==> flow/design.v <==
module binary2deg(
	input i_clk,
	input i_rst,
	input i_start,
	input[63:0] i_decimal,
	input[3:0] i_frccnt,
	output[13:0] o_deg,
	output o_finished
	);
enum {IDLE,D2B1,D2B2,SHIFT,B2D,END} state_w,state_r;
logic[13:0] deg_w,deg_r;
logic[21:0] devider_w,devider_r;
logic[34:0] tmp_w,tmp_r;
logic[63:0] decimal_w,decimal_r;
logic[21:0] binary_w,binary_r;
logic[3:0] cnt_w,cnt_r;
logic[3:0] frccnt_w,frccnt_r;
logic finished;
assign o_finished = finished;
assign o_deg = deg_r;
always@(*) begin
	deg_w = deg_r;
	devider_w = devider_r;
	tmp_w = tmp_r;
	decimal_w = decimal_r;
	binary_w = binary_r;
	cnt_w = cnt_r;
	frccnt_w = frccnt_r;
	state_w = state_r;
	finished = 0;
	case(state_r)
		IDLE: begin
			if(i_start) begin
				state_w = D2B1;
				decimal_w = i_decimal;
				frccnt_w = i_frccnt;
				tmp_w = 0;
			end
			else begin
				state_w = state_r;
				decimal_w = 0;
			end
			binary_w = 0;
			devider_w = 22'b101101000000000000000;
			finished = 0;
		end
		D2B1: begin
			if(decimal_r[3:0] < 10) begin
				tmp_w = (tmp_r >> 4)+(tmp_r >> 5)+(tmp_r >> 8)+(tmp_r >> 9)+(tmp_r >> 12)+(tmp_r >> 13)+{18'd0,decimal_r[3:0],13'd0};
				state_w = state_r;
			end
			else begin
				tmp_w = tmp_r;
				state_w = D2B2;
			end
			decimal_w = decimal_r >> 4;
		end
		D2B2: begin
			if(cnt_r == (frccnt_r - 1)) begin
				state_w = SHIFT;
				cnt_w = 0;
			end
			else begin
				state_w = state_r;
				cnt_w = cnt_r + 1;
			end
			tmp_w = (tmp_r >> 4)+(tmp_r >> 5)+(tmp_r >> 8)+(tmp_r >> 9)+(tmp_r >> 12)+(tmp_r >> 13)+{18'd0,decimal_r[3:0],13'd0};
			decimal_w = decimal_r >> 4;
		end
		SHIFT: begin
			tmp_w = (tmp_r << 3) + (tmp_r << 1);
			if(cnt_r == (frccnt_r - 2)) begin
				state_w = B2D;
				binary_w = tmp_w[21:0];
				cnt_w = 0;
			end
			else begin
				state_w = state_r;
				cnt_w = cnt_r + 1;
			end
		end
		B2D: begin
			if(cnt_r == 13) begin
				state_w = END;
				cnt_w = 0;
			end
			else begin
				state_w = state_r;
				cnt_w = cnt_r + 1;
			end
			if(binary_r < devider_r) begin
				deg_w = {deg_r[12:0],1'b0};
				binary_w = binary_r;
			end
			else begin
				deg_w = {deg_r[12:0],1'b1};
				binary_w = binary_r - devider_r;
			end
			devider_w = devider_r >> 1;
			finished = 0;
		end
		END: begin
			finished = 1;
			state_w = IDLE;
		end
	endcase
end
always@(posedge i_clk or negedge i_rst) begin
	if(!i_rst) begin
		devider_r <= 22'b0101101000000000000000;
		binary_r <= 0;
		deg_r <= 0;
		cnt_r <= 0;
		state_r <= IDLE;
		decimal_r <= 64'd0;
		tmp_r <= 35'd0;
		frccnt_r <= 0;
	end
	else begin
		devider_r <= devider_w;
		binary_r <= binary_w;
		deg_r <= deg_w;
		cnt_r <= cnt_w;
		state_r <= state_w;
		decimal_r <= decimal_w;
		tmp_r <= tmp_w;
		frccnt_r <= frccnt_w;
	end
end
endmodule
module synchro(
	input i_clk,
	input i_rst,
	input i_write,
	input[7:0] i_char,
	output o_full,
	output o_check,
	output[14 - 1:0] o_deg
	);
integer i;
enum {IDLE,IDT,DATA,DEG,CHECK} state_w,state_r;
logic[7:0] cnt_w,cnt_r;
logic[7:0] char_w[7:0],char_r[7:0];
logic[2:0] r_w,r_r,w_w,w_r;
logic[7:0] char;
logic[7:0] check_w,check_r;
logic[7:0] checksum_w,checksum_r,tmp;
logic check;
logic[23:0] SI_w,SI_r;
logic[3:0] pos;
enum {INT,FRC} dstate_w,dstate_r;
logic[63:0] decimal_w,decimal_r;
logic[13:0] deg,deg_w,deg_r;
logic[3:0] frccnt_w,frccnt_r;
logic finished;
binary2deg xbinary2deg(.i_clk(i_clk),.i_rst(i_rst),.i_start(check && (pos == 1)),.i_decimal(decimal_r),.i_frccnt(frccnt_r),.o_deg(deg),.o_finished(finished));
assign o_full = ((w_r + 1) == r_r)? 1 : 0;
assign o_check = check;
assign o_deg = deg_r;
always@(*) begin
	for(i = 0; i < 8; i = i + 1) begin
		char_w[i] = char_r[i];
	end
	if(i_write) begin
		w_w = w_r + 1;
		char_w[w_r] = i_char;
	end
	else begin
		w_w = w_r;
	end
	if(w_r != r_r) begin
		char = char_r[r_r];
		r_w = r_r + 1;
	end
	else begin
		char = 0;
		r_w = r_r;
	end
end
always@(*) begin
	pos = 0;
	case(SI_r)
		{"H","D","G"} : begin
			pos = 1;
		end
		{"H","D","T"} : begin
			pos = 1;
		end
	endcase
end
always@(*) begin
	if(finished)
		deg_w = deg;
	else
		deg_w = deg_r;
end
always@(*) begin
	check = 0;
	checksum_w = checksum_r;
	SI_w = SI_r;
	decimal_w = decimal_r;
	tmp = 0;
	frccnt_w = frccnt_r;
	state_w = state_r;
	dstate_w = dstate_r;
	cnt_w = cnt_r;
	check_w = check_r;
	if(w_r != r_r) begin
		case(state_r)
			IDLE: begin
				check_w = 0;
				decimal_w = 0;
				frccnt_w = 0;
				dstate_w = INT;
				if(char == "$") begin
					state_w = IDT;
				end
				else begin
					state_w = state_r;
				end
				cnt_w = 0;
			end
			IDT: begin
				if(cnt_r == 4) begin
					state_w = DATA;
					cnt_w = 0;
					SI_w = (SI_r << 8) + {16'd0,char};
				end
				else if(cnt_r > 1) begin
					state_w = state_r;
					cnt_w = cnt_r + 1;
					SI_w = (SI_r << 8) + {16'd0,char};
				end
				else begin
					state_w = state_r;
					SI_w = SI_r;
					cnt_w = cnt_r + 1;
				end
				check_w = check_r ^ char;
			end
			DATA: begin
				if(char == "*") begin
					state_w = CHECK;
					cnt_w = 0;
					check_w = check_r;
				end
				else if(char == ",") begin
					cnt_w = cnt_r + 1;
					check_w = check_r ^ char;
					if(cnt_r == (pos - 1)) begin
						state_w = DEG;
					end
					else begin
						state_w = state_r;
					end
				end
				else begin
					state_w = state_r;
					cnt_w = cnt_r;
					check_w = check_r ^ char;
				end
			end
			DEG: begin
				tmp = char - "0";
				if(char == ".") begin
					dstate_w = FRC;
					state_w = state_r;
					cnt_w = cnt_r;
					frccnt_w = frccnt_r;
					decimal_w = (decimal_r << 4) + {60'd0,tmp[3:0]};
				end
				else if(char == ",") begin
					dstate_w = INT;
					state_w = DATA;
					cnt_w = cnt_r;
					frccnt_w = frccnt_r;
					decimal_w = decimal_r;
				end
				else begin
					state_w = state_r;
					dstate_w = dstate_r;
					cnt_w = cnt_r;
					decimal_w = (decimal_r << 4) + {60'd0,tmp[3:0]};
					if(dstate_r == FRC) begin
						frccnt_w = frccnt_r;
					end
					else begin
						frccnt_w = frccnt_r + 1;
					end
				end
				check_w = check_r ^ char;
			end
			CHECK: begin
				if(char == 8'hd) begin
					state_w = IDLE;
					cnt_w = 0;
					if(check_r == checksum_r) begin
						check = 1;
					end
					else begin
						check = 0;
					end
				end
				else begin
					if((char > "/") && (char < ":")) begin
						tmp = char - "0";
						checksum_w = cnt_r == 0 ? {tmp[3:0],4'd0} : {checksum_r[7:4],tmp[3:0]};
					end
					else if((char > "@") && (char < "G")) begin
						tmp = char - "A" + 8'd10;
						checksum_w = cnt_r == 0 ? {tmp[3:0],4'd0} : {checksum_r[7:4],tmp[3:0]};
					end
					else begin
						checksum_w = checksum_r;
					end
					cnt_w = cnt_r + 1;
				end
			end
		endcase
	end
	else begin
		state_w = state_r;
		cnt_w = cnt_r;
		checksum_w = checksum_r;
		check_w = check_r;
	end
end
always@(posedge i_clk or negedge i_rst) begin
	if(!i_rst) begin
		state_r <= IDLE;
		dstate_r <= INT;
		cnt_r <= 0;
		deg_r <= 0;
		checksum_r <= 0;
		check_r <= 0;
		SI_r <= 0;
		r_r <= 0;
		w_r <= 0;
		decimal_r <= 0;
		frccnt_r <= 0;
		for(i = 0; i < 8; i = i + 1) begin
			char_r[i] <= 0;
		end
	end
	else begin
		state_r <= state_w;
		dstate_r <= dstate_w;
		cnt_r <= cnt_w;
		deg_r <= deg_w;
		checksum_r <= checksum_w;
		check_r <= check_w;
		SI_r <= SI_w;
		r_r <= r_w;
		w_r <= w_w;
		decimal_r <= decimal_w;
		frccnt_r <= frccnt_w;
		for(i = 0; i < 8; i = i + 1) begin
			char_r[i] <= char_w[i];
		end
	end
end
endmodule
**Step by step through the tools: synchro**

The steps from the RTL of synchro to its reports follow in flow order.
Line numbers count from 1 in the design file above.
Operators carry their Yosys type and port widths (W data, S select, Z words).
Not given: --

- Design top: synchro
- Clock port: i_clk
- Library: sky130hd
- Corner: tt_025C_1v80

**Word-level counts**

Counts by Yosys on the flattened word-level netlist (proc, flatten, opt, wreduce). Print and check cells are left out. Cells with the same type and inputs are merged into one.

- Flip-flop bits (word level): 461
- Bits in latches: 0
- RAM bits: 0
- ROM bits: 0
- Clocked read ports x word width: 0
- Memories kept: 0
- Input port bits: 11
- Output and inout port bits: 16
- Elaborated cells: 246

- Add/subtract/negate cells: 21
- $mul: 0
- Divide/modulo/power cells: 0
- $lt $le $gt $ge: 7
- Eq/ne operators: 59
- Shift-type cells: 0
- Mux-type cells: 69
- Bitwise operators: 10
- Reductions and logical operators: 52

Operators by type and width:

| cell | count |
|---|---|
| $mux W32 | 15 |
| $pmux W64 S2 | 2 |
| $pmux W32 S6 | 1 |
| $mux W64 | 3 |
| $pmux W32 S5 | 1 |
| $mux W8 | 18 |
| $pmux W35 S4 | 1 |
| $eq A32 B2 Y1 const B | 4 |
| $eq A32 B1 Y1 const B | 3 |
| $eq A32 B3 Y1 const B | 3 |
| $mux W35 | 2 |
| $pmux W22 S3 | 1 |
| $logic_not A32 Y1 | 2 |
| $eq A4 B32 Y1 | 2 |
| $add A64 B4 Y64 | 1 |
| $pmux W32 S2 | 1 |
| $pmux W8 S8 | 1 |
| $reduce_or A7 Y1 | 8 |
| $eq A24 B23 Y1 const B | 2 |
| $mux W24 | 2 |
| $pmux W22 S2 | 1 |
| $mux W22 | 2 |
| $add A35 B17 Y35 | 1 |
| $add A35 B22 Y35 | 1 |
| $add A35 B23 Y35 | 1 |
| $add A35 B26 Y35 | 1 |
| $add A35 B27 Y35 | 1 |
| $add A35 B35 Y35 | 1 |

Not listed: further kinds 56, cells in them 136.

**Logic depth**

Longest topological path by Yosys (ltp), each cell counted once; first at word level (registers and memories cut), then after technology mapping (sequential cells cut; the memories' decode and read muxes count).

- Word-level depth: 10
- ABC_AREA: 0
- Depth in mapped cells: 26
- Gate-level depth less buffers: 26

**Netlist**

The flow's flattened synthesis, as Yosys stat reports it; memories are mapped. The netlist is that of the ABC_AREA named above (0 if unset); the other value can give another one.

- Mapped cells: 2650
- Mapped area: 0.0246612 sq mm
- Sequential area: 0.0094165 sq mm
- Mapped flip-flops: 376

Cells by type:

| type | count | total area (sq um) |
|---|---|---|
| sky130_fd_sc_hd__dfrtp_1 | 370 | 9258.88 |
| sky130_fd_sc_hd__ha_1 | 148 | 1.85E+03 |
| sky130_fd_sc_hd__fa_1 | 78 | 1.56E+03 |
| sky130_fd_sc_hd__mux2_2 | 121 | 1.36E+03 |
| sky130_fd_sc_hd__nand2_1 | 324 | 1.22E+03 |
| sky130_fd_sc_hd__o21ai_0 | 197 | 985.946 |
| sky130_fd_sc_hd__a21oi_1 | 192 | 960.922 |
| sky130_fd_sc_hd__inv_1 | 205 | 769.488 |
| sky130_fd_sc_hd__xnor2_1 | 69 | 604.33 |
| sky130_fd_sc_hd__nor2_1 | 137 | 514.243 |
| sky130_fd_sc_hd__and3_1 | 79 | 494.224 |
| sky130_fd_sc_hd__a21o_1 | 53 | 397.882 |
| sky130_fd_sc_hd__clkbuf_1 | 87 | 326.563 |
| sky130_fd_sc_hd__xor2_1 | 36 | 315.302 |
| sky130_fd_sc_hd__nand3_1 | 61 | 305.293 |
| sky130_fd_sc_hd__o31ai_1 | 34 | 255.245 |
| sky130_fd_sc_hd__nor3_1 | 42 | 210.202 |
| sky130_fd_sc_hd__a221oi_1 | 20 | 175.168 |

Not listed: further types 66, cells in them 397.
The figures by module come from a second, unflattened synthesis with its own total; it is not the netlist above.

- Cells (unflattened synthesis): 2468
- Area (unflattened synthesis): 0.0244247 sq mm

Rows give one instance, submodules left out.

By module:

| module | instances | cells | area (sq mm) | seq. area (sq mm) |
|---|---|---|---|---|
| binary2deg | 1 | 1692 | 0.0150044 | 0.0042603 |
| synchro | 1 | 776 | 0.0094203 | 0.0051562 |

**Timing after synthesis**

OpenSTA on the mapped netlist: ideal clock, no wires. The path of least setup slack (recovery checks aside). Input and output delay are each 20% of the period. Register names are those of the netlist, which keeps one name where synthesis merged equal registers.

- Kind: reg2reg
- Start point: register xbinary2deg.tmp_r[5]
- End point: register xbinary2deg.tmp_r[31]
- Clock period: 10000 ps
- Setup time: 137 ps
- Launch time at the first pin: 0 ps
- Arrival time: 5801 ps
- Setup slack: 4063 ps
- Path delay: 5938 ps
- Stages: 27
- Synthesis period reached: 5937 ps

"path delay" is the arrival time less input delay plus setup time.
"stages": output pins that drive a net of the path, with the launching flip-flop's if there is one; two outputs of one cell count as two.
"synthesis period reached" = period - worst setup slack (recovery checks aside). The figure is calculated, with input and output delays left at 20% of the set period.
Between the ends stands the longest chain of elaborated cells between them, by number of cells; it is not shown to be the way that was timed. Of several equally long chains one is given.
Each line given opens the expression or statement behind the cell; cells for indexed reads and writes are added by Yosys, which also makes memories of some case tables.

- Cell sequence: sky130_fd_sc_hd__dfrtp_1 -> sky130_fd_sc_hd__ha_1 -> sky130_fd_sc_hd__inv_1 -> sky130_fd_sc_hd__fa_1 -> sky130_fd_sc_hd__nand2b_1 -> sky130_fd_sc_hd__a21oi_1 -> sky130_fd_sc_hd__a21oi_1 -> sky130_fd_sc_hd__o21ai_1 -> sky130_fd_sc_hd__o31ai_1 -> sky130_fd_sc_hd__o41ai_1 -> sky130_fd_sc_hd__a21oi_1 -> sky130_fd_sc_hd__xnor2_1 -> sky130_fd_sc_hd__fa_1 -> sky130_fd_sc_hd__inv_1 -> sky130_fd_sc_hd__fa_1 -> sky130_fd_sc_hd__fa_1 -> sky130_fd_sc_hd__inv_1 -> sky130_fd_sc_hd__ha_1 -> sky130_fd_sc_hd__nand2_1 -> sky130_fd_sc_hd__o21ai_0 -> sky130_fd_sc_hd__o2111ai_1 -> sky130_fd_sc_hd__or2_2 -> sky130_fd_sc_hd__o211ai_1 -> sky130_fd_sc_hd__a31oi_1 -> sky130_fd_sc_hd__a2111oi_0 -> sky130_fd_sc_hd__or3_1 -> sky130_fd_sc_hd__o211ai_1
- Cells in the longest elaborated chain: 8
- Elaborated cells on any way between the ends: 9
- Classes of those cells: add/sub: 7; mux: 2

Ends and longest elaborated chain, after synthesis:

| item | RTL line | source |
|---|---|---|
| start: declaration | 13 | `logic[34:0] tmp_w,tmp_r;` |
| start: assignment | 116 | `tmp_r <= 35'd0;` |
| start: assignment | 126 | `tmp_r <= tmp_w;` |
| $add A31 B30 Y32 | 49 | `tmp_w = (tmp_r >> 4)+(tmp_r >> 5)+(tmp_r >> 8)+(tmp_r >> 9)+(tmp_r >> 12)+(tmp_r >> 13)+{18'd0,decimal_r[3:0], ...` |
| $add A35 B27 Y35 | 49 |  |
| $add A35 B26 Y35 | 49 |  |
| $add A35 B23 Y35 | 49 |  |
| $add A35 B22 Y35 | 49 |  |
| $add A35 B17 Y35 | 49 |  |
| $mux W35 | 48 | `if(decimal_r[3:0] < 10) begin` |
| $pmux W35 S4 | 31 | `case(state_r)` |
| end: assignment | 116 |  |
| end: assignment | 126 |  |
| end: declaration | 13 |  |

**Timing after layout**

Path of least setup slack in the final report of run A (OpenROAD, finished layout, wires in). Where an end is a register, its clock arrival counts in the times.
The report prints the path's times to 10 ps; the period is as set.

- Kind: reg2reg
- Start point: register xbinary2deg.tmp_r[7]
- End point: register xbinary2deg.tmp_r[31]
- Clock period: 6270 ps
- Setup time: 80 ps
- Launch time at the first pin: 590 ps
- Arrival time: 6990 ps
- Setup slack: -220 ps
- Stages: 27

Between the ends stands the longest chain of elaborated cells between them, by number of cells; it is not shown to be the way that was timed. Of several equally long chains one is given.

- Cell sequence: sky130_fd_sc_hd__dfrtp_2 -> sky130_fd_sc_hd__ha_1 -> sky130_fd_sc_hd__o211ai_1 -> sky130_fd_sc_hd__a21oi_4 -> sky130_fd_sc_hd__a21oi_2 -> sky130_fd_sc_hd__o21ai_2 -> sky130_fd_sc_hd__buf_4 -> sky130_fd_sc_hd__o311ai_4 -> sky130_fd_sc_hd__nand2_1 -> sky130_fd_sc_hd__a21o_1 -> sky130_fd_sc_hd__a21oi_2 -> sky130_fd_sc_hd__xor2_4 -> sky130_fd_sc_hd__fa_1 -> sky130_fd_sc_hd__inv_1 -> sky130_fd_sc_hd__ha_1 -> sky130_fd_sc_hd__ha_1 -> sky130_fd_sc_hd__ha_1 -> sky130_fd_sc_hd__a21oi_1 -> sky130_fd_sc_hd__o21bai_1 -> sky130_fd_sc_hd__a21o_1 -> sky130_fd_sc_hd__nor3_1 -> sky130_fd_sc_hd__o211ai_1 -> sky130_fd_sc_hd__a31oi_2 -> sky130_fd_sc_hd__a2111oi_2 -> sky130_fd_sc_hd__buf_4 -> sky130_fd_sc_hd__or3_4 -> sky130_fd_sc_hd__o211ai_1
- Cells in the longest elaborated chain: 8
- Elaborated cells on any way between the ends: 9
- Classes of those cells: add/sub: 7; mux: 2

Ends and longest elaborated chain, post-layout:

| item | RTL line | source |
|---|---|---|
| start: declaration | 13 | `logic[34:0] tmp_w,tmp_r;` |
| start: assignment | 116 | `tmp_r <= 35'd0;` |
| start: assignment | 126 | `tmp_r <= tmp_w;` |
| $add A31 B30 Y32 | 49 | `tmp_w = (tmp_r >> 4)+(tmp_r >> 5)+(tmp_r >> 8)+(tmp_r >> 9)+(tmp_r >> 12)+(tmp_r >> 13)+{18'd0,decimal_r[3:0], ...` |
| $add A35 B27 Y35 | 49 |  |
| $add A35 B26 Y35 | 49 |  |
| $add A35 B23 Y35 | 49 |  |
| $add A35 B22 Y35 | 49 |  |
| $add A35 B17 Y35 | 49 |  |
| $mux W35 | 48 | `if(decimal_r[3:0] < 10) begin` |
| $pmux W35 S4 | 31 | `case(state_r)` |
| end: assignment | 116 |  |
| end: assignment | 126 |  |
| end: declaration | 13 |  |

Flow measurements of synchro on sky130hd: 3 stored runs with different settings, listed in no order. Input and output delays are each 20% of the period that was set; the output load is 0.01 pF.
"clock period achieved" is the run's clock period less its worst setup slack. It is reckoned from that one timing run; input and output delays stay at 20% of the period that was set.
"time of the worst setup path" means the part of the period allowed to the worst setup path (the constraints hold back 20% at inputs and 20% at outputs) less its slack; where the path has registers, the arrival times of their clocks count too.
"total power of the final layout" rests on the timing tool's default activity at the inputs, not on a simulated workload.
"time of the worst setup path" is known to 10 ps.

### Run A

Settings: `ABC_AREA=0`, `CAP_MARGIN=20`, `CELL_PAD_IN_SITES_DETAIL_PLACEMENT=1`, `CELL_PAD_IN_SITES_GLOBAL_PLACEMENT=1`, `CORE_ASPECT_RATIO=0.51`, `CORE_MARGIN=9`, `CORE_UTILIZATION=32`, `CTS_CLUSTER_SIZE=41`, `GPL_TIMING_DRIVEN=0`, `HOLD_SLACK_MARGIN=0.11`, `MAX_ROUTING_LAYER=met4`, `MIN_ROUTING_LAYER=met2`, `SLEW_MARGIN=35`, `TNS_END_PERCENT=5`, `period_ns=6.27`

- Time of the worst setup path: 6490 ps
- Class of the worst setup path: reg2reg
- Clock period achieved: 6485 ps
- Standard-cell area after layout: 0.0285424 sq mm
- Final utilization: 37.5%
- Summed negative setup slack: -378 ps
- Die area: 0.0879554 sq mm
- Area of the synthesized netlist: 0.0246612 sq mm
- Lowest hold slack: 484 ps
- Worst slack on setup checks: -215 ps
- Total power of the final layout: 7460 µW

### Run B

Settings: `ABC_AREA=0`, `CAP_MARGIN=5`, `CELL_PAD_IN_SITES_GLOBAL_PLACEMENT=1`, `CORE_UTILIZATION=48`, `GPL_ROUTABILITY_DRIVEN=0`, `MIN_ROUTING_LAYER=met2`, `PLACE_DENSITY=0.41`, `SETUP_SLACK_MARGIN=-0.57`, `SLEW_MARGIN=35`, `period_ns=6.86`, `CORE_MARGIN=2`

- Time of the worst setup path: 6810 ps
- Class of the worst setup path: reg2reg
- Clock period achieved: 6812 ps
- Standard-cell area after layout: 0.0271373 sq mm
- Final utilization: 53.1%
- Summed negative setup slack: 0 ps
- Die area: 0.0532063 sq mm
- Area of the synthesized netlist: 0.0246612 sq mm
- Lowest hold slack: 477 ps
- Worst slack on setup checks: 48 ps
- Total power of the final layout: 6642 µW

### Run C

Settings: `period_ns=6.98`, `CAP_MARGIN=20`, `CORE_MARGIN=2`, `CORE_UTILIZATION=40`, `SLEW_MARGIN=20`

- Time of the worst setup path: 6560 ps
- Class of the worst setup path: reg2reg
- Clock period achieved: 6556 ps
- Standard-cell area after layout: 0.0271698 sq mm
- Final utilization: 44.3%
- Summed negative setup slack: 0 ps
- Die area: 0.0636553 sq mm
- Area of the synthesized netlist: 0.0246612 sq mm
- Lowest hold slack: 474 ps
- Worst slack on setup checks: 424 ps
- Total power of the final layout: 6392 µW
